==> flow/design.v <==
module  MUX2x1_ASYNC #  ( parameter  WIDTH = 16 )
  (
  input    wire signed [WIDTH-1:0]           Input_One   ,
  input    wire signed [WIDTH-1:0]           Input_Two   ,
  input    wire                              Selection   ,
  output   wire        [WIDTH-1:0]           Output_Mux 
  );
assign  Output_Mux  = (Selection) ? Input_One:Input_Two;
endmodule
module  Register_File # ( parameter WIDTH = 16            , 
                                    DEPTH = 8             
                                    )
  (
    input     wire    signed    [WIDTH-1:0]   Input_Re    ,
    input     wire    signed    [WIDTH-1:0]   Input_Im    ,
    input     wire                            clk         ,
    input     wire                            rst         ,
    input     wire                            Enable      ,
    output    wire    signed    [WIDTH-1:0]   Output_Re   ,
    output    wire    signed    [WIDTH-1:0]   Output_Im     
  );
  reg signed  [WIDTH-1:0] reg_re [DEPTH-1:0];
  reg signed  [WIDTH-1:0] reg_im [DEPTH-1:0];
integer I;
assign Output_Re = reg_re [DEPTH-1];
assign Output_Im = reg_im [DEPTH-1];
  always @  ( posedge  clk  or  negedge rst )
  begin
    if(~rst)
      begin
        for (  I = 0  ;  I <  DEPTH ; I = I+1 )
        begin
          reg_re[I] <=  'b0 ;
          reg_im[I] <=  'b0 ;
        end
      end
    else
      begin
        if(Enable)
          begin
            reg_re[0] <=  Input_Re ;
            reg_im[0] <=  Input_Im ;
            for(  I = 1 ; I < DEPTH ; I = I+1  )
            begin
             reg_re[I] <=  reg_re[I-1];
             reg_im[I] <=  reg_im[I-1];
            end
          end
        else
          begin
             for (  I = 0  ;  I <  DEPTH ; I = I+1 )
              begin
                reg_re[I] <=  'b0 ;
                reg_im[I] <=  'b0 ;
             end
          end
      end
  end
endmodule
module Swap # ( parameter WIDTH = 16  )
  (
  input   wire    signed  [ WIDTH-1  : 0 ]    Input_Re        ,
  input   wire    signed  [ WIDTH-1  : 0 ]    Input_Im        ,
  input   wire                                Control_signal  ,
  output  wire    signed  [ WIDTH-1  : 0 ]    Output_Re       ,
  output  wire    signed  [ WIDTH-1  : 0 ]    Output_Im       
  );
  wire    signed  [ WIDTH-1  : 0 ]    input_re_complement       ;  
  wire    signed  [ WIDTH-1  : 0 ]    input_im_complement       ;  
assign input_re_complement  =    Input_Im ;
assign input_im_complement  =    (~Input_Re )+1'b1;
MUX2x1_ASYNC #(.WIDTH(WIDTH)) U5_MUX_Re
(
.Input_One  (input_re_complement)               ,
.Input_Two  (Input_Re)    ,
.Selection  (Control_signal)         ,
.Output_Mux (Output_Re)
);
MUX2x1_ASYNC #(.WIDTH(WIDTH)) U6_MUX_Im
(
.Input_One  (input_im_complement)               ,
.Input_Two  (Input_Im)    ,
.Selection  (Control_signal)         ,
.Output_Mux (Output_Im)
);
endmodule
module Butterfly #    ( parameter         WIDTH    = 16 ,
                                          DEPTH    = 8  
                                          )
  (
  input   wire    signed    [WIDTH-1:0]   Input_Re      ,
  input   wire    signed    [WIDTH-1:0]   Input_Im      ,
  input   wire                            clk           ,
  input   wire                            rst           ,
  input   wire                            ctrl_signal   ,
  input   wire                            cordic_valid  ,
  output  wire    signed    [WIDTH-1:-0]  Output_Re     ,
  output  wire    signed    [WIDTH-1:0]   Output_Im
  );
  wire  signed [WIDTH-1:0]    reg_re_out      ;
  wire  signed [WIDTH-1:0]    reg_im_out      ;
  wire  signed [WIDTH-1:0]    mux_out_one     ; 
  wire  signed [WIDTH-1:0]    mux_out_two     ; 
  wire  signed [WIDTH-1:0]    mux_one_in      ; 
  wire  signed [WIDTH-1:0]    mux_two_in      ; 
  wire  signed [WIDTH-1:0]    mux_three_in    ; 
  wire  signed [WIDTH-1:0]    mux_four_in     ; 
  assign mux_two_in   =  reg_re_out - Input_Re  ;
  assign mux_one_in   =  reg_im_out - Input_Im  ;
  assign mux_three_in =  Input_Im + reg_im_out;
  assign mux_four_in  =  Input_Re + reg_re_out;
  Register_File #(.WIDTH(16),.DEPTH(DEPTH)) U1_REGFILE
(
.Input_Re   (mux_out_two)   ,
.Input_Im   (mux_out_one)   , 
.clk        (clk)           ,
.rst        (rst)           ,
.Output_Re  (reg_re_out)    ,
.Enable     (cordic_valid)  ,
.Output_Im  (reg_im_out)   
);
MUX2x1_ASYNC #(.WIDTH(WIDTH)) U1_MUX 
(
.Input_One  (mux_one_in)      ,
.Input_Two  (Input_Im)        ,
.Selection  (ctrl_signal)     ,
.Output_Mux (mux_out_one)
);
MUX2x1_ASYNC #(.WIDTH(WIDTH)) U2_MUX 
(
.Input_One  (mux_two_in)      ,
.Input_Two  (Input_Re)        ,
.Selection  (ctrl_signal)     ,
.Output_Mux (mux_out_two)
);
MUX2x1_ASYNC #(.WIDTH(WIDTH)) U3_MUX 
(
.Input_One  (mux_three_in)    ,
.Input_Two  (reg_im_out)      ,
.Selection  (ctrl_signal)     ,
.Output_Mux (Output_Im)
);
MUX2x1_ASYNC #(.WIDTH(WIDTH)) U4_MUX 
(
.Input_One  (mux_four_in)    ,
.Input_Two  (reg_re_out)     ,
.Selection  (ctrl_signal)    ,
.Output_Mux (Output_Re)
);  
endmodule
module multiplier #(parameter WIDTH       =16        ,
                              FIXED_POINT =11
                              )
(
  input   wire signed   [WIDTH-1:0]     In_One_Re    ,
  input   wire signed   [WIDTH-1:0]     In_One_Im    ,
  input   wire signed   [WIDTH-1:0]     In_Two_Re    ,
  input   wire signed   [WIDTH-1:0]     In_Two_Im    ,
  input   wire                          clk          ,
  input   wire                          rst          ,
  input   wire                          Enable       ,
  output  reg  signed   [WIDTH-1:0]     Out_Re       ,
  output  reg  signed   [WIDTH-1:0]     Out_Im
  );
  wire  signed [WIDTH-1:0]      subtractor_one;  
  wire  signed [WIDTH-1:0]      subtractor_two;  
  wire  signed [WIDTH-1:0]      add_one       ;  
  wire  signed [(2*WIDTH)-1:0]  multi_one     ;  
  wire  signed [(2*WIDTH)-1:0]  multi_two     ;  
  wire  signed [(2*WIDTH)-1:0]  multi_three   ;  
  wire  signed [2*WIDTH:0]      add_re        ;  
  wire  signed [2*WIDTH:0]      add_im        ;  
assign subtractor_one   =   In_One_Re-In_One_Im;
assign subtractor_two   =   In_Two_Re-In_Two_Im;
assign add_one          =   In_One_Re+In_One_Im;
assign multi_one     =   In_Two_Re  * subtractor_one;
assign multi_two     =   In_One_Im  * subtractor_two;
assign multi_three   =   In_Two_Im  * add_one       ;
assign add_re       =    multi_one   + multi_two      ;
assign add_im       =    multi_three + multi_two      ;
always @ (*)
begin
     if(Enable)
       begin
        Out_Re = add_re[WIDTH+FIXED_POINT-1:FIXED_POINT] ;
        Out_Im = add_im[WIDTH+FIXED_POINT-1:FIXED_POINT] ;
       end
     else
      begin
        Out_Re  =  'b0;
        Out_Im  =  'b0;  
      end
end
endmodule
module  exponential # ( parameter   WIDTH=16 )
  (
  input   wire            Multiplier_Enable   ,
  input   wire            clk                 ,
  input   wire            rst                 ,
  output  reg             mux_selection       ,
  output  reg [WIDTH-1:0] br                  ,
  output  reg [WIDTH-1:0] bi                  
  );
  reg [3:0] counter;
  localparam       [WIDTH-1:0]        w2R = 'b0000010110101000 ,
								                      W2I = 'b1111101001011000 ,
								                     	W4R = 'b0000000000000000 ,
								                     	W4I = 'b1111100000000000 ,
								                     	W6R = 'b1111101001011000 ,
								                     	W6I = 'b1111101001011000 ,
								                     	W1R = 'b0000011101100100 ,
								                     	W1I = 'b1111110011110000 ,
								                     	W3R = 'b0000001100010000 ,
								                     	W3I = 'b1111100010011100 ,
								                     	W9R = 'b1111100010011100 ,
								                     	W9I = 'b0000001100010000 ;
always  @ ( posedge clk or  negedge rst)
begin
   if(!rst)
    begin
      counter <=  'b0;
    end
   else
    begin
      if(Multiplier_Enable)
         begin
          counter <= counter +1'b1;
        end
     else
        begin
         counter <=counter;
        end
    end
end
always @(*)
begin
	if(counter =='d5 || counter == 'd10)
	begin
		br = w2R;
		bi = W2I;
		mux_selection = 'b1;
	end
	else if(counter =='d6)
	begin
		br = W4R;
		bi = W4I;
		mux_selection = 'b1;
	end
	else if (counter =='d7 || counter == 'd14)
	begin
		br = W6R;
		bi = W6I;
		mux_selection = 'b1;
	end
	else if (counter =='d9 )
	begin
		br = W1R;
		bi = W1I;
		mux_selection = 'b1;
	end
	else if (counter =='d11 || counter == 'd13)
	begin
		br = W3R;
		bi = W3I;
		mux_selection = 'b1;
	end
	else if (counter =='d15 )
	begin
		br = W9R;
		bi = W9I;
		mux_selection = 'b1;
	end
	else
	begin
		br = 'b1;
		bi = 'b1;
		mux_selection = 'b0;
	end
end
endmodule
module Control_Unit # ( parameter   WIDTH     = 16  ,
                                    STAGES    = 6   
                                    )
  (
  input   wire                clk                 ,   
  input   wire                rst                 ,
  input   wire                Cordic_Valid        ,
  output  reg                 Multiplier_Enable   ,
  output  reg                 FFT_Valid           ,
  output  wire   [STAGES-1:0] Control_Signal_Out
  );
  reg   [4:0] counter ; 
  wire     c1,c2,c3,c4,c5,c6;
  assign Control_Signal_Out = {c6,c5,c4,c3,c2,c1} ;
  always @(posedge clk or negedge rst)
begin
    if(!rst)
    begin
        FFT_Valid <= 'b0;
        Multiplier_Enable <= 'b0;
    end
    else
    begin
        if(counter == 'd14)
          begin
            FFT_Valid <= 'b1;
          end
        else
          begin
            FFT_Valid <=FFT_Valid;  
          end
        if(counter == 'd11)
        begin
            Multiplier_Enable <= 'b1;
        end
    end
end
always  @ ( posedge clk or  negedge rst)
begin
  if(!rst)
   begin
     counter  <=  'b0;
   end  
  else
    begin
      if(Cordic_Valid)
        begin
          counter <= counter  + 'b1;   
        end
      else
        begin
          counter <=  counter ;
        end
    end
end
assign c6 = counter[0]                                    ;
assign c5= counter[0] &(!counter[1])                      ;
assign c4 = counter[1]                                    ;
assign c3 = counter[2]                                    ;
assign c2 = (~counter[3]&counter[2])                        ; 
assign c1 = counter[3]                                    ;      
endmodule
module FFT_TOB  # ( parameter   DEPTH_BUTTER_ONE    = 8    ,
                                DEPTH_BUTTER_TWO    = 4    ,
                                DEPTH_BUTTER_THREE  = 2    ,
                                DEPTH_BTTER_FOUR    = 1    ,  
                                WIDTH               = 16   ,
                                STAGES              = 6    ,
                                FIXED_POINT         = 11   )
( 
input     wire    signed      [WIDTH-1:0]     Input_re          ,
input     wire    signed      [WIDTH-1:0]     Input_Im          ,
input     wire                                cordic_Valid      ,
input     wire                                clk               ,
input     wire                                rst               ,
output    wire    signed      [WIDTH-1:0]     Output_FFT_Re     ,
output    wire    signed      [WIDTH-1:0]     Output_FFT_Im     ,
output    wire                                Data_Valid    
);
wire   [STAGES-1:0]   control_output        ;
wire                  multiplier_enable     ;
wire                  mux_selection         ;
wire     [WIDTH-1:0]  output_re_stage_one   ;
wire     [WIDTH-1:0]  output_im_stage_one   ;
wire     [WIDTH-1:0]  output_re_stage_two   ;
wire     [WIDTH-1:0]  output_im_stage_two   ;
wire     [WIDTH-1:0]  output_re_stage_three ;
wire     [WIDTH-1:0]  output_im_stage_three ;
wire     [WIDTH-1:0]  output_re_swap_one    ;
wire     [WIDTH-1:0]  output_im_swap_one    ;
wire     [WIDTH-1:0]  output_re_swap_two    ;
wire     [WIDTH-1:0]  output_im_swap_two    ;
wire     [WIDTH-1:0]  output_re_twiddle     ;
wire     [WIDTH-1:0]  output_im_twiddle     ;
wire     [WIDTH-1:0]  output_re_multiplier  ;
wire     [WIDTH-1:0]  output_im_multiplier  ;
wire     [WIDTH-1:0]  output_re_mux         ;
wire     [WIDTH-1:0]  output_im_mux         ;
Control_Unit #(.WIDTH(WIDTH),.STAGES(STAGES)) U1_Control
(
.clk                 (clk)                  ,   
.rst                 (rst)                  ,
.Cordic_Valid        (cordic_Valid)         ,
.Multiplier_Enable   (multiplier_enable)    ,
.FFT_Valid           (Data_Valid)           ,
.Control_Signal_Out  (control_output)
);
Butterfly #(.WIDTH(WIDTH),.DEPTH(DEPTH_BUTTER_ONE)) U1_Butterfly
(
.Input_Re      (Input_re)                   ,
.Input_Im      (Input_Im)                   ,
.clk           (clk)                        ,
.rst           (rst)                        ,
.ctrl_signal   (control_output[0])          ,
.cordic_valid  (cordic_Valid)               ,
.Output_Re     (output_re_stage_one)        ,
.Output_Im     (output_im_stage_one)
);
Swap #(.WIDTH(WIDTH)) U1_Swap
(
.Input_Re         (output_re_stage_one)    ,
.Input_Im         (output_im_stage_one)    ,
.Control_signal   (control_output[1])      ,
.Output_Re        (output_re_swap_one)     ,
.Output_Im        (output_im_swap_one)
);
Butterfly #(.WIDTH(WIDTH),.DEPTH(DEPTH_BUTTER_TWO)) U2_Butterfly
(
.Input_Re      (output_re_swap_one)        ,
.Input_Im      (output_im_swap_one)        ,
.clk           (clk)                       ,
.rst           (rst)                       ,
.ctrl_signal   (control_output[2])         ,
.cordic_valid  (cordic_Valid)              ,
.Output_Re     (output_re_stage_two)       , 
.Output_Im     (output_im_stage_two)
);
exponential #(.WIDTH(WIDTH)) U1_Exponential
(
.Multiplier_Enable   (multiplier_enable)                   ,
.clk                 (clk)                ,
.rst                 (rst)                ,
.mux_selection       (mux_selection)      ,
.br                  (output_re_twiddle)  ,
.bi                  (output_im_twiddle) 
);
multiplier #(.WIDTH(WIDTH),.FIXED_POINT(FIXED_POINT)) U1_Multiplier
(
.In_One_Re   (output_re_stage_two)        ,
.In_One_Im   (output_im_stage_two)        ,
.In_Two_Re   (output_re_twiddle)          ,
.In_Two_Im   (output_im_twiddle)          ,
.clk         (clk)                        ,
.rst         (rst)                        ,
.Enable      (multiplier_enable)          ,
.Out_Re      (output_re_multiplier)       ,
.Out_Im      (output_im_multiplier)
);
MUX2x1_ASYNC #(.WIDTH(WIDTH))  U1_Mux_Re_Multiplier
(
.Input_One  (output_re_multiplier)        ,    
.Input_Two  (output_re_stage_two)         ,
.Selection  (mux_selection)               ,
.Output_Mux (output_re_mux)
);
MUX2x1_ASYNC #(.WIDTH(WIDTH))  U1_Mux_Im_Multiplier
(
.Input_One  (output_im_multiplier)        ,
.Input_Two  (output_im_stage_two)         ,
.Selection  (mux_selection)               ,
.Output_Mux (output_im_mux)
);
Butterfly #(.WIDTH(WIDTH),.DEPTH(DEPTH_BUTTER_THREE)) U3_Butterfly
(
.Input_Re      (output_re_mux)            ,
.Input_Im      (output_im_mux)            ,
.clk           (clk)                      ,
.rst           (rst)                      ,
.ctrl_signal   (control_output[3])        ,
.cordic_valid  (cordic_Valid)             ,
.Output_Re     (output_re_stage_three)    ,
.Output_Im     (output_im_stage_three)
 );
Swap #(.WIDTH(WIDTH)) U2_Swap
(
.Input_Re         (output_re_stage_three) ,
.Input_Im         (output_im_stage_three) ,
.Control_signal   (control_output[4])     ,
.Output_Re        (output_re_swap_two)    ,
.Output_Im        (output_im_swap_two)
);
Butterfly #(.WIDTH(WIDTH),.DEPTH(DEPTH_BTTER_FOUR)) U4_Butterfly
(
.Input_Re      (output_re_swap_two)     ,  
.Input_Im      (output_im_swap_two)     ,
.clk           (clk)                    ,
.rst           (rst)                    ,
.ctrl_signal   (control_output[5])      ,
.cordic_valid  (cordic_Valid)           ,
.Output_Re     (Output_FFT_Re)          ,
.Output_Im     (Output_FFT_Im)
);
endmodule
Wiki page: FFT_TOB / tool data

Step by step through the tools: FFT_TOB --
Tool output for the design above before and after an edit, in the order of the flow. "unedited" refers to lines of the RTL above, "edited" to lines of the edited file. "change" is "edited" less "unedited", of the values as shown; "rel. change" is that difference over "unedited", in percent. Cell names lack the library's common part. Not given: n/a
Set-up: top module FFT_TOB, clock port clk, cell library sky130hd, timing corner tt_025C_1v80

Diff --
The edit as a unified diff against the file above. The edit is scripted: it alters the design's behaviour and was not made to optimise anything.
begin of diff
@@ -347,5 +347,5 @@
                                 WIDTH               = 16   ,
                                 STAGES              = 6    ,
-                                FIXED_POINT         = 11   )
+                                FIXED_POINT         = 13   )
 ( 
 input     wire    signed      [WIDTH-1:0]     Input_re          ,
end of diff

Elaborated design --
Source: Yosys, flattened and elaborated. Widths are those after wreduce; folded enables and synchronous resets count as part of the registers. Registers that Yosys merges into a memory's read port (data or address) are not register bits. Print and check cells do not count. Equal cells are merged and count once.
Bit counts:
- register bits after elaboration | unedited 491, edited 491, change 0, rel. change 0.00%
- bits in latches | unedited 0, edited 0, change 0
- RAM bits | unedited 0, edited 0, change 0
- bits in read-only memories | unedited 0, edited 0, change 0
- clocked read ports x word width | unedited 0, edited 0, change 0
- memories | unedited 0, edited 0, change 0
- input port bits | unedited 35, edited 35, change 0, rel. change 0.00%
- output and inout bits | unedited 33, edited 33, change 0, rel. change 0.00%
- cells after elaboration | unedited 154, edited 154, change 0, rel. change 0.00%
Cells by class:
- add/subtract/negate cells | unedited 25, edited 25, change 0, rel. change 0.00%
- multiply operators | unedited 3, edited 3, change 0, rel. change 0.00%
- div/mod/pow operators | unedited 0, edited 0, change 0
- magnitude comparators | unedited 0, edited 0, change 0
- eq/ne operators | unedited 11, edited 11, change 0, rel. change 0.00%
- shift operators | unedited 0, edited 0, change 0
- muxes and demuxes | unedited 72, edited 72, change 0, rel. change 0.00%
- bitwise gates (word level) | unedited 5, edited 5, change 0, rel. change 0.00%
- reductions and logical operators | unedited 4, edited 4, change 0, rel. change 0.00%
Operators by type and width:
- 16-bit by 16-bit multiplier with 27-bit output | unedited 3, edited 0, change -3, rel. change -100.00%
- 16-bit by 16-bit multiplier with 29-bit output | unedited 0, edited 3, change +3
- 27-bit adder | unedited 2, edited 0, change -2, rel. change -100.00%
- 29-bit adder | unedited 0, edited 2, change +2
- 16-bit two-way mux | unedited 65, edited 65, change 0, rel. change 0.00%
- 16-bit subtractor | unedited 10, edited 10, change 0, rel. change 0.00%
- 16-bit adder | unedited 9, edited 9, change 0, rel. change 0.00%
- 4-bit equality test (second input constant) | unedited 6, edited 6, change 0, rel. change 0.00%
- 1-bit two-way mux | unedited 6, edited 6, change 0, rel. change 0.00%
- 4-bit by 3-bit equality test with 1-bit output (second input constant) | unedited 3, edited 3, change 0, rel. change 0.00%
- 1-bit logical OR | unedited 3, edited 3, change 0, rel. change 0.00%
- 16-bit by 1-bit adder with 16-bit output (second input constant) | unedited 2, edited 2, change 0, rel. change 0.00%
- 1-bit AND | unedited 2, edited 2, change 0, rel. change 0.00%
- 5-bit by 4-bit equality test with 1-bit output (second input constant) | unedited 2, edited 2, change 0, rel. change 0.00%
- 16-bit NOT | unedited 2, edited 2, change 0, rel. change 0.00%
- 4-bit by 1-bit adder with 4-bit output (second input constant) | unedited 1, edited 1, change 0, rel. change 0.00%
- 5-bit by 1-bit adder with 5-bit output (second input constant) | unedited 1, edited 1, change 0, rel. change 0.00%
- 1-bit zero test | unedited 1, edited 1, change 0, rel. change 0.00%
- 10-bit two-way mux | unedited 1, edited 1, change 0, rel. change 0.00%
- 1-bit NOT | unedited 1, edited 1, change 0, rel. change 0.00%

Longest topological paths --
Yosys ltp: most cells in a row. Word level: on the elaborated netlist, between registers, memories and ports. Mapped: between sequential cells and ports; inverters and the memories' decode and read muxes count.
Depth:
- word-level depth | unedited 20, edited 20, change 0, rel. change 0.00%
- ABC_AREA | unedited 0, edited 0
- gate-level depth with buffers | unedited 81, edited 85, change +4, rel. change +4.94%
- mapped depth without buffers | unedited 80, edited 82, change +2, rel. change +2.50%

Netlist --
Yosys stat after the flow's synthesis: flattened, memories mapped to cells. It holds for the ABC_AREA given above (unset counts as 0); a run with the other value may have another netlist.
Cells by type:
- fa_1 | unedited 615, edited 663, change +48, rel. change +7.80%
- nor2_1 | unedited 590, edited 615, change +25, rel. change +4.24%
- inv_1 | unedited 978, edited 1002, change +24, rel. change +2.45%
- nand2_1 | unedited 347, edited 327, change -20, rel. change -5.76%
- o21ai_0 | unedited 106, edited 87, change -19, rel. change -17.92%
- a21oi_1 | unedited 313, edited 296, change -17, rel. change -5.43%
- mux2i_1 | unedited 61, edited 75, change +14, rel. change +22.95%
- a21o_1 | unedited 40, edited 54, change +14, rel. change +35.00%
- ha_1 | unedited 543, edited 556, change +13, rel. change +2.39%
- and2_1 | unedited 374, edited 387, change +13, rel. change +3.48%
- or3_1 | unedited 21, edited 8, change -13, rel. change -61.90%
- clkbuf_1 | unedited 174, edited 186, change +12, rel. change +6.90%
- nand3b_1 | unedited 15, edited 3, change -12, rel. change -80.00%
- and3_1 | unedited 8, edited 20, change +12, rel. change +150.00%
- nand2b_1 | unedited 66, edited 57, change -9, rel. change -13.64%
- nand3_1 | unedited 37, edited 28, change -9, rel. change -24.32%
- a22oi_1 | unedited 3, edited 12, change +9, rel. change +300.00%
- o21bai_1 | unedited 115, edited 123, change +8, rel. change +6.96%
Not every row of either side is listed.
Synthesis totals:
- standard cells after synthesis | unedited 5829, edited 5832, change +3, rel. change +0.05%
- cell area after synthesis (um2) | unedited 53930.5, edited 54581.1, change +650.6, rel. change +1.21%
- sequential area (um2) | unedited 12286.8, edited 12286.8, change 0.0, rel. change 0.00%
- flip-flops | unedited 491, edited 491, change 0, rel. change 0.00%
- buffer cells | unedited 212, edited 212, change 0, rel. change 0.00%
The figures by module come from a second, unflattened synthesis with its own total; it is not the netlist above.
Second synthesis, totals:
- cells (unflattened synthesis) | unedited 6513, edited 6678, change +165, rel. change +2.53%
- area (unflattened synthesis) (um2) | unedited 63031.7, edited 64798.4, change +1766.7, rel. change +2.80%
Each row is one instance without its submodules.
By module, unedited:
- multiplier | times used 1, cells 3177, area 28280.9 um2
- Register_File | times used 1, cells 540, area 8151.6 um2
- MUX2x1_ASYNC (WIDTH=16) | times used 22, cells 18, area 249.0 um2
- Register_File | times used 1, cells 270, area 4191.5 um2
- Butterfly | times used 1, cells 440, area 3154.3 um2
- Butterfly | times used 1, cells 449, area 3133.0 um2
- Butterfly | times used 1, cells 437, area 3026.7 um2
- Butterfly | times used 1, cells 409, area 2879.0 um2
- Register_File | times used 1, cells 134, area 2112.0 um2
- Register_File | times used 1, cells 67, area 1056.0 um2
- exponential (WIDTH=16) | times used 1, cells 90, area 629.4 um2
- Swap (WIDTH=16) | times used 2, cells 36, area 287.8 um2
- Control_Unit | times used 1, cells 32, area 364.1 um2
- FFT_TOB | times used 1, cells 0, area 0.0 um2
By module, edited:
- multiplier | times used 1, cells 3351, area 30026.3 um2
- Register_File | times used 1, cells 540, area 8151.6 um2
- MUX2x1_ASYNC (WIDTH=16) | times used 22, cells 18, area 249.0 um2
- Register_File | times used 1, cells 270, area 4191.5 um2
- Butterfly | times used 1, cells 440, area 3154.3 um2
- Butterfly | times used 1, cells 440, area 3154.3 um2
- Butterfly | times used 1, cells 437, area 3026.7 um2
- Butterfly | times used 1, cells 409, area 2879.0 um2
- Register_File | times used 1, cells 134, area 2112.0 um2
- Register_File | times used 1, cells 67, area 1056.0 um2
- exponential (WIDTH=16) | times used 1, cells 90, area 629.4 um2
- Swap (WIDTH=16) | times used 2, cells 36, area 287.8 um2
- Control_Unit | times used 1, cells 32, area 364.1 um2
- FFT_TOB | times used 1, cells 0, area 0.0 um2

Timing after synthesis --
Source: OpenSTA report_checks on the synthesized netlist (no wires, ideal clock, input and output delay 20% of the period each), path of least setup slack; recovery checks are left aside. Register names are those of the netlist, which keeps one name where synthesis merged equal registers.
Timing post-synthesis:
- path type | unedited input-to-output, edited input-to-output
- start point | unedited input port Input_re[0], edited input port Input_re[0]
- end point | unedited output port Output_FFT_Im[15], edited output port Output_FFT_Im[15]
- clock period (ps) | unedited 27000, edited 27000, change 0, rel. change 0.00%
- external input delay (ps) | unedited 5400, edited 5400, change 0, rel. change 0.00%
- time at the first pin (ps) | unedited 5400, edited 5400, change 0, rel. change 0.00%
- arrival time (ps) | unedited 20825, edited 21865, change +1040, rel. change +4.99%
- setup slack (ps) | unedited 775, edited -265, change -1040
- delay of the path (ps) | unedited 15425, edited 16465, change +1040, rel. change +6.74%
- stages | unedited 68, edited 75, change +7, rel. change +10.29%
- path buffers | unedited 2, edited 3, change +1, rel. change +50.00%
- synthesis period reached (ps) | unedited 26225, edited 27265, change +1040, rel. change +3.97%
"delay of the path" = arrival - input delay + setup time. At an output port there is no setup time. "stages": output pins that drive a net of the path, with the launching flip-flop's if there is one; two outputs of one cell count as two. "synthesis period reached" is the clock period less the worst setup slack; recovery checks do not enter. This is arithmetic on one report: input and output delays are still those of the set period (20% each). Between the ends stands the longest chain of elaborated cells between them, by number of cells; it is not shown to be the way that was timed. Of several equally long chains one is given. A line is the first line of the expression or statement that the cell stems from. Yosys adds cells for indexed reads and writes and turns some case tables into memories.
On the way, post-synthesis, unedited: cell sequence ha_1 -> fa_1 -> nand2b_1 -> a221oi_4 -> o2111ai_1 -> and3b_1 -> nand3_2 -> or4_1 -> a211oi_1 -> xnor2_1 -> mux2i_1 -> a21oi_1 -> ha_1 -> inv_1 -> o22ai_1 -> o31a_1 -> or3_1 -> a31o_2 -> (+32 left out) -> o21ai_0 -> a21boi_0 -> o21a_1 -> or3_1 -> a31oi_1 -> xnor2_1 -> nor2_1 -> a21oi_1 -> ha_1 -> clkbuf_1 -> a21oi_1 -> o21bai_1 -> a21oi_1 -> o21bai_1 -> a21oi_1 -> nor3_1 -> nand3b_1 -> xnor2_1, length of the longest elaborated chain 19
Ends and longest elaborated chain, post-synthesis, unedited:
- from (decl) | line 351 | input     wire    signed      [WIDTH-1:0]     Input_re          ,
- 16-bit adder | line 111 | assign mux_four_in  =  Input_Re + reg_re_out;
- 16-bit two-way mux | line 8 | assign  Output_Mux  = (Selection) ? Input_One:Input_Two;
- 16-bit NOT | line 71 | assign input_im_complement  =    (~Input_Re )+1'b1;
- 16-bit by 1-bit adder with 16-bit output | line 71
- 16-bit two-way mux | line 8
- 16-bit adder | line 110 | assign mux_three_in =  Input_Im + reg_im_out;
- 16-bit two-way mux | line 8
- (+5 left out)
- 16-bit adder | line 111
- 16-bit two-way mux | line 8
- 16-bit NOT | line 71
- 16-bit by 1-bit adder with 16-bit output | line 71
- 16-bit two-way mux | line 8
- 16-bit adder | line 110
- 16-bit two-way mux | line 8
- to (decl) | line 357 | output    wire    signed      [WIDTH-1:0]     Output_FFT_Im     ,
On the way, post-synthesis, edited: cell sequence ha_1 -> fa_1 -> nand2b_4 -> a2111oi_0 -> a2111oi_0 -> xnor2_1 -> a21oi_2 -> nor4_4 -> xnor2_1 -> nand2_1 -> and2_1 -> ha_1 -> a21o_1 -> a21o_1 -> a41o_1 -> o31ai_1 -> o21a_1 -> o21bai_1 -> (+39 left out) -> and2_1 -> nor4_1 -> o21bai_1 -> a21oi_1 -> xnor2_1 -> mux2i_1 -> nand3_1 -> xnor2_1 -> mux2i_1 -> ha_1 -> clkbuf_1 -> inv_1 -> o31ai_1 -> a21o_1 -> a21oi_1 -> xnor2_1 -> nand2_1 -> xnor2_1, length of the longest elaborated chain 19
Ends and longest elaborated chain, post-synthesis, edited:
- from (decl) | line 351 | input     wire    signed      [WIDTH-1:0]     Input_re          ,
- 16-bit adder | line 111 | assign mux_four_in  =  Input_Re + reg_re_out;
- 16-bit two-way mux | line 8 | assign  Output_Mux  = (Selection) ? Input_One:Input_Two;
- 16-bit NOT | line 71 | assign input_im_complement  =    (~Input_Re )+1'b1;
- 16-bit by 1-bit adder with 16-bit output | line 71
- 16-bit two-way mux | line 8
- 16-bit adder | line 110 | assign mux_three_in =  Input_Im + reg_im_out;
- 16-bit two-way mux | line 8
- (+5 left out)
- 16-bit adder | line 111
- 16-bit two-way mux | line 8
- 16-bit NOT | line 71
- 16-bit by 1-bit adder with 16-bit output | line 71
- 16-bit two-way mux | line 8
- 16-bit adder | line 110
- 16-bit two-way mux | line 8
- to (decl) | line 357 | output    wire    signed      [WIDTH-1:0]     Output_FFT_Im     ,

Worst path after layout --
Path of least setup slack in the final report of the runs of set A (OpenROAD, finished layout, wires in). Where an end is a register, its clock arrival counts in the times. The report prints the path's times to 10 ps; the period is as set.
Timing post-layout:
- path type | unedited input-to-output, edited input-to-output
- start point | unedited input port Input_re[0], edited input port Input_re[4]
- end point | unedited output port Output_FFT_Im[15], edited output port Output_FFT_Im[15]
- clock period (ps) | unedited 26600, edited 26600, change 0, rel. change 0.00%
- external input delay (ps) | unedited 5320, edited 5320, change 0, rel. change 0.00%
- time at the first pin (ps) | unedited 5320, edited 5320, change 0, rel. change 0.00%
- arrival time (ps) | unedited 20890, edited 21310, change +420, rel. change +2.01%
- setup slack (ps) | unedited 390, edited -30, change -420
- stages | unedited 75, edited 77, change +2, rel. change +2.67%
- path buffers | unedited 7, edited 7, change 0, rel. change 0.00%
Between the ends stands the longest chain of elaborated cells between them, by number of cells; it is not shown to be the way that was timed. Of several equally long chains one is given.
On the way, post-layout, unedited: cell sequence buf_8 -> ha_4 -> fa_2 -> nand2b_4 -> a221oi_4 -> buf_4 -> o2111ai_4 -> and3b_2 -> nand3_2 -> or4_4 -> buf_4 -> xnor2_2 -> o21a_1 -> ha_1 -> buf_4 -> o2111a_1 -> a21bo_4 -> buf_4 -> (+39 left out) -> and4_1 -> and2_4 -> inv_1 -> nor2_2 -> xnor2_1 -> mux2i_1 -> ha_1 -> inv_2 -> o21bai_1 -> a21oi_2 -> o21bai_2 -> a21oi_2 -> o21bai_1 -> a21oi_2 -> nor3_1 -> nand3b_1 -> xnor2_1 -> buf_2, length of the longest elaborated chain 19
Ends and longest elaborated chain, post-layout, unedited:
- from (decl) | line 351 | input     wire    signed      [WIDTH-1:0]     Input_re          ,
- 16-bit adder | line 111 | assign mux_four_in  =  Input_Re + reg_re_out;
- 16-bit two-way mux | line 8 | assign  Output_Mux  = (Selection) ? Input_One:Input_Two;
- 16-bit NOT | line 71 | assign input_im_complement  =    (~Input_Re )+1'b1;
- 16-bit by 1-bit adder with 16-bit output | line 71
- 16-bit two-way mux | line 8
- 16-bit adder | line 110 | assign mux_three_in =  Input_Im + reg_im_out;
- 16-bit two-way mux | line 8
- (+5 left out)
- 16-bit adder | line 111
- 16-bit two-way mux | line 8
- 16-bit NOT | line 71
- 16-bit by 1-bit adder with 16-bit output | line 71
- 16-bit two-way mux | line 8
- 16-bit adder | line 110
- 16-bit two-way mux | line 8
- to (decl) | line 357 | output    wire    signed      [WIDTH-1:0]     Output_FFT_Im     ,
On the way, post-layout, edited: cell sequence dlygate4sd2_1 -> buf_4 -> ha_2 -> or4_4 -> o21a_1 -> o221a_4 -> and2_4 -> and2_4 -> a211oi_2 -> a21oi_1 -> o21ai_2 -> buf_6 -> ha_2 -> a21o_1 -> a31oi_1 -> xnor2_1 -> mux2_4 -> inv_2 -> (+41 left out) -> a21oi_2 -> o21bai_2 -> a21oi_2 -> o21bai_2 -> xnor2_1 -> nor2_1 -> a21oi_2 -> buf_4 -> mux2i_2 -> ha_1 -> a21oi_2 -> o31ai_4 -> a21o_1 -> a21oi_2 -> xnor2_1 -> nand2_1 -> xnor2_2 -> buf_2, length of the longest elaborated chain 19
Ends and longest elaborated chain, post-layout, edited:
- from (decl) | line 351 | input     wire    signed      [WIDTH-1:0]     Input_re          ,
- 16-bit adder | line 111 | assign mux_four_in  =  Input_Re + reg_re_out;
- 16-bit two-way mux | line 8 | assign  Output_Mux  = (Selection) ? Input_One:Input_Two;
- 16-bit NOT | line 71 | assign input_im_complement  =    (~Input_Re )+1'b1;
- 16-bit by 1-bit adder with 16-bit output | line 71
- 16-bit two-way mux | line 8
- 16-bit adder | line 110 | assign mux_three_in =  Input_Im + reg_im_out;
- 16-bit two-way mux | line 8
- (+5 left out)
- 16-bit adder | line 111
- 16-bit two-way mux | line 8
- 16-bit NOT | line 71
- 16-bit by 1-bit adder with 16-bit output | line 71
- 16-bit two-way mux | line 8
- 16-bit adder | line 110
- 16-bit two-way mux | line 8
- to (decl) | line 357 | output    wire    signed      [WIDTH-1:0]     Output_FFT_Im     ,

Layout results --
Runs of the flow (Yosys, OpenROAD) on both versions; the two runs of a pair have the same settings. The constraints put input and output delay at 20% of the set period each and load the outputs with 0.01 pF.
Flow settings, set A: period_ns 26.6, CAP_MARGIN 20, CORE_MARGIN 2, CORE_UTILIZATION 40, SLEW_MARGIN 20
Final reports, set A:
- mapped cell area after synthesis (um2) | unedited 53930.5, edited 54581.1, change +650.6, rel. change +1.21%
- total die area (um2) | unedited 137778.0, edited 139424.0, change +1646.0, rel. change +1.19%
- standard-cell area after layout (um2) | unedited 65320.1, edited 67370.9, change +2050.8, rel. change +3.14%
- utilization in the final report (%) | unedited 48.9, edited 49.7, change +0.8
- smallest setup slack (ps) | unedited 386, edited -27, change -413
- final setup TNS (ps) | unedited 0, edited -27, change -27
- worst hold slack after layout (ps) | unedited 363, edited 419, change +56
- achieved period (ps) | unedited 26214, edited 26627, change +413, rel. change +1.58%
Flow settings, set B: CAP_MARGIN 15, CELL_PAD_IN_SITES_GLOBAL_PLACEMENT 3, CORE_UTILIZATION 25, CTS_CLUSTER_SIZE 29, GPL_ROUTABILITY_DRIVEN 0, MIN_ROUTING_LAYER met1, PLACE_DENSITY_LB_ADDON 0.05, TNS_END_PERCENT 25, period_ns 27.0, CORE_MARGIN 2, SLEW_MARGIN 20
Final reports, set B:
- mapped cell area after synthesis (um2) | unedited 53930.5, edited 54581.1, change +650.6, rel. change +1.21%
- total die area (um2) | unedited 219455.0, edited 222077.0, change +2622.0, rel. change +1.19%
- standard-cell area after layout (um2) | unedited 68217.9, edited 70181.1, change +1963.2, rel. change +2.88%
- utilization in the final report (%) | unedited 31.8, edited 32.3, change +0.5
- smallest setup slack (ps) | unedited 402, edited 8, change -394
- final setup TNS (ps) | unedited 0, edited 0, change 0
- worst hold slack after layout (ps) | unedited 444, edited 426, change -18
- achieved period (ps) | unedited 26598, edited 26992, change +394, rel. change +1.48%
By "achieved period" is meant the clock period of the run minus its worst setup slack. This is arithmetic on one report: input and output delays are still those of the set period (20% each).
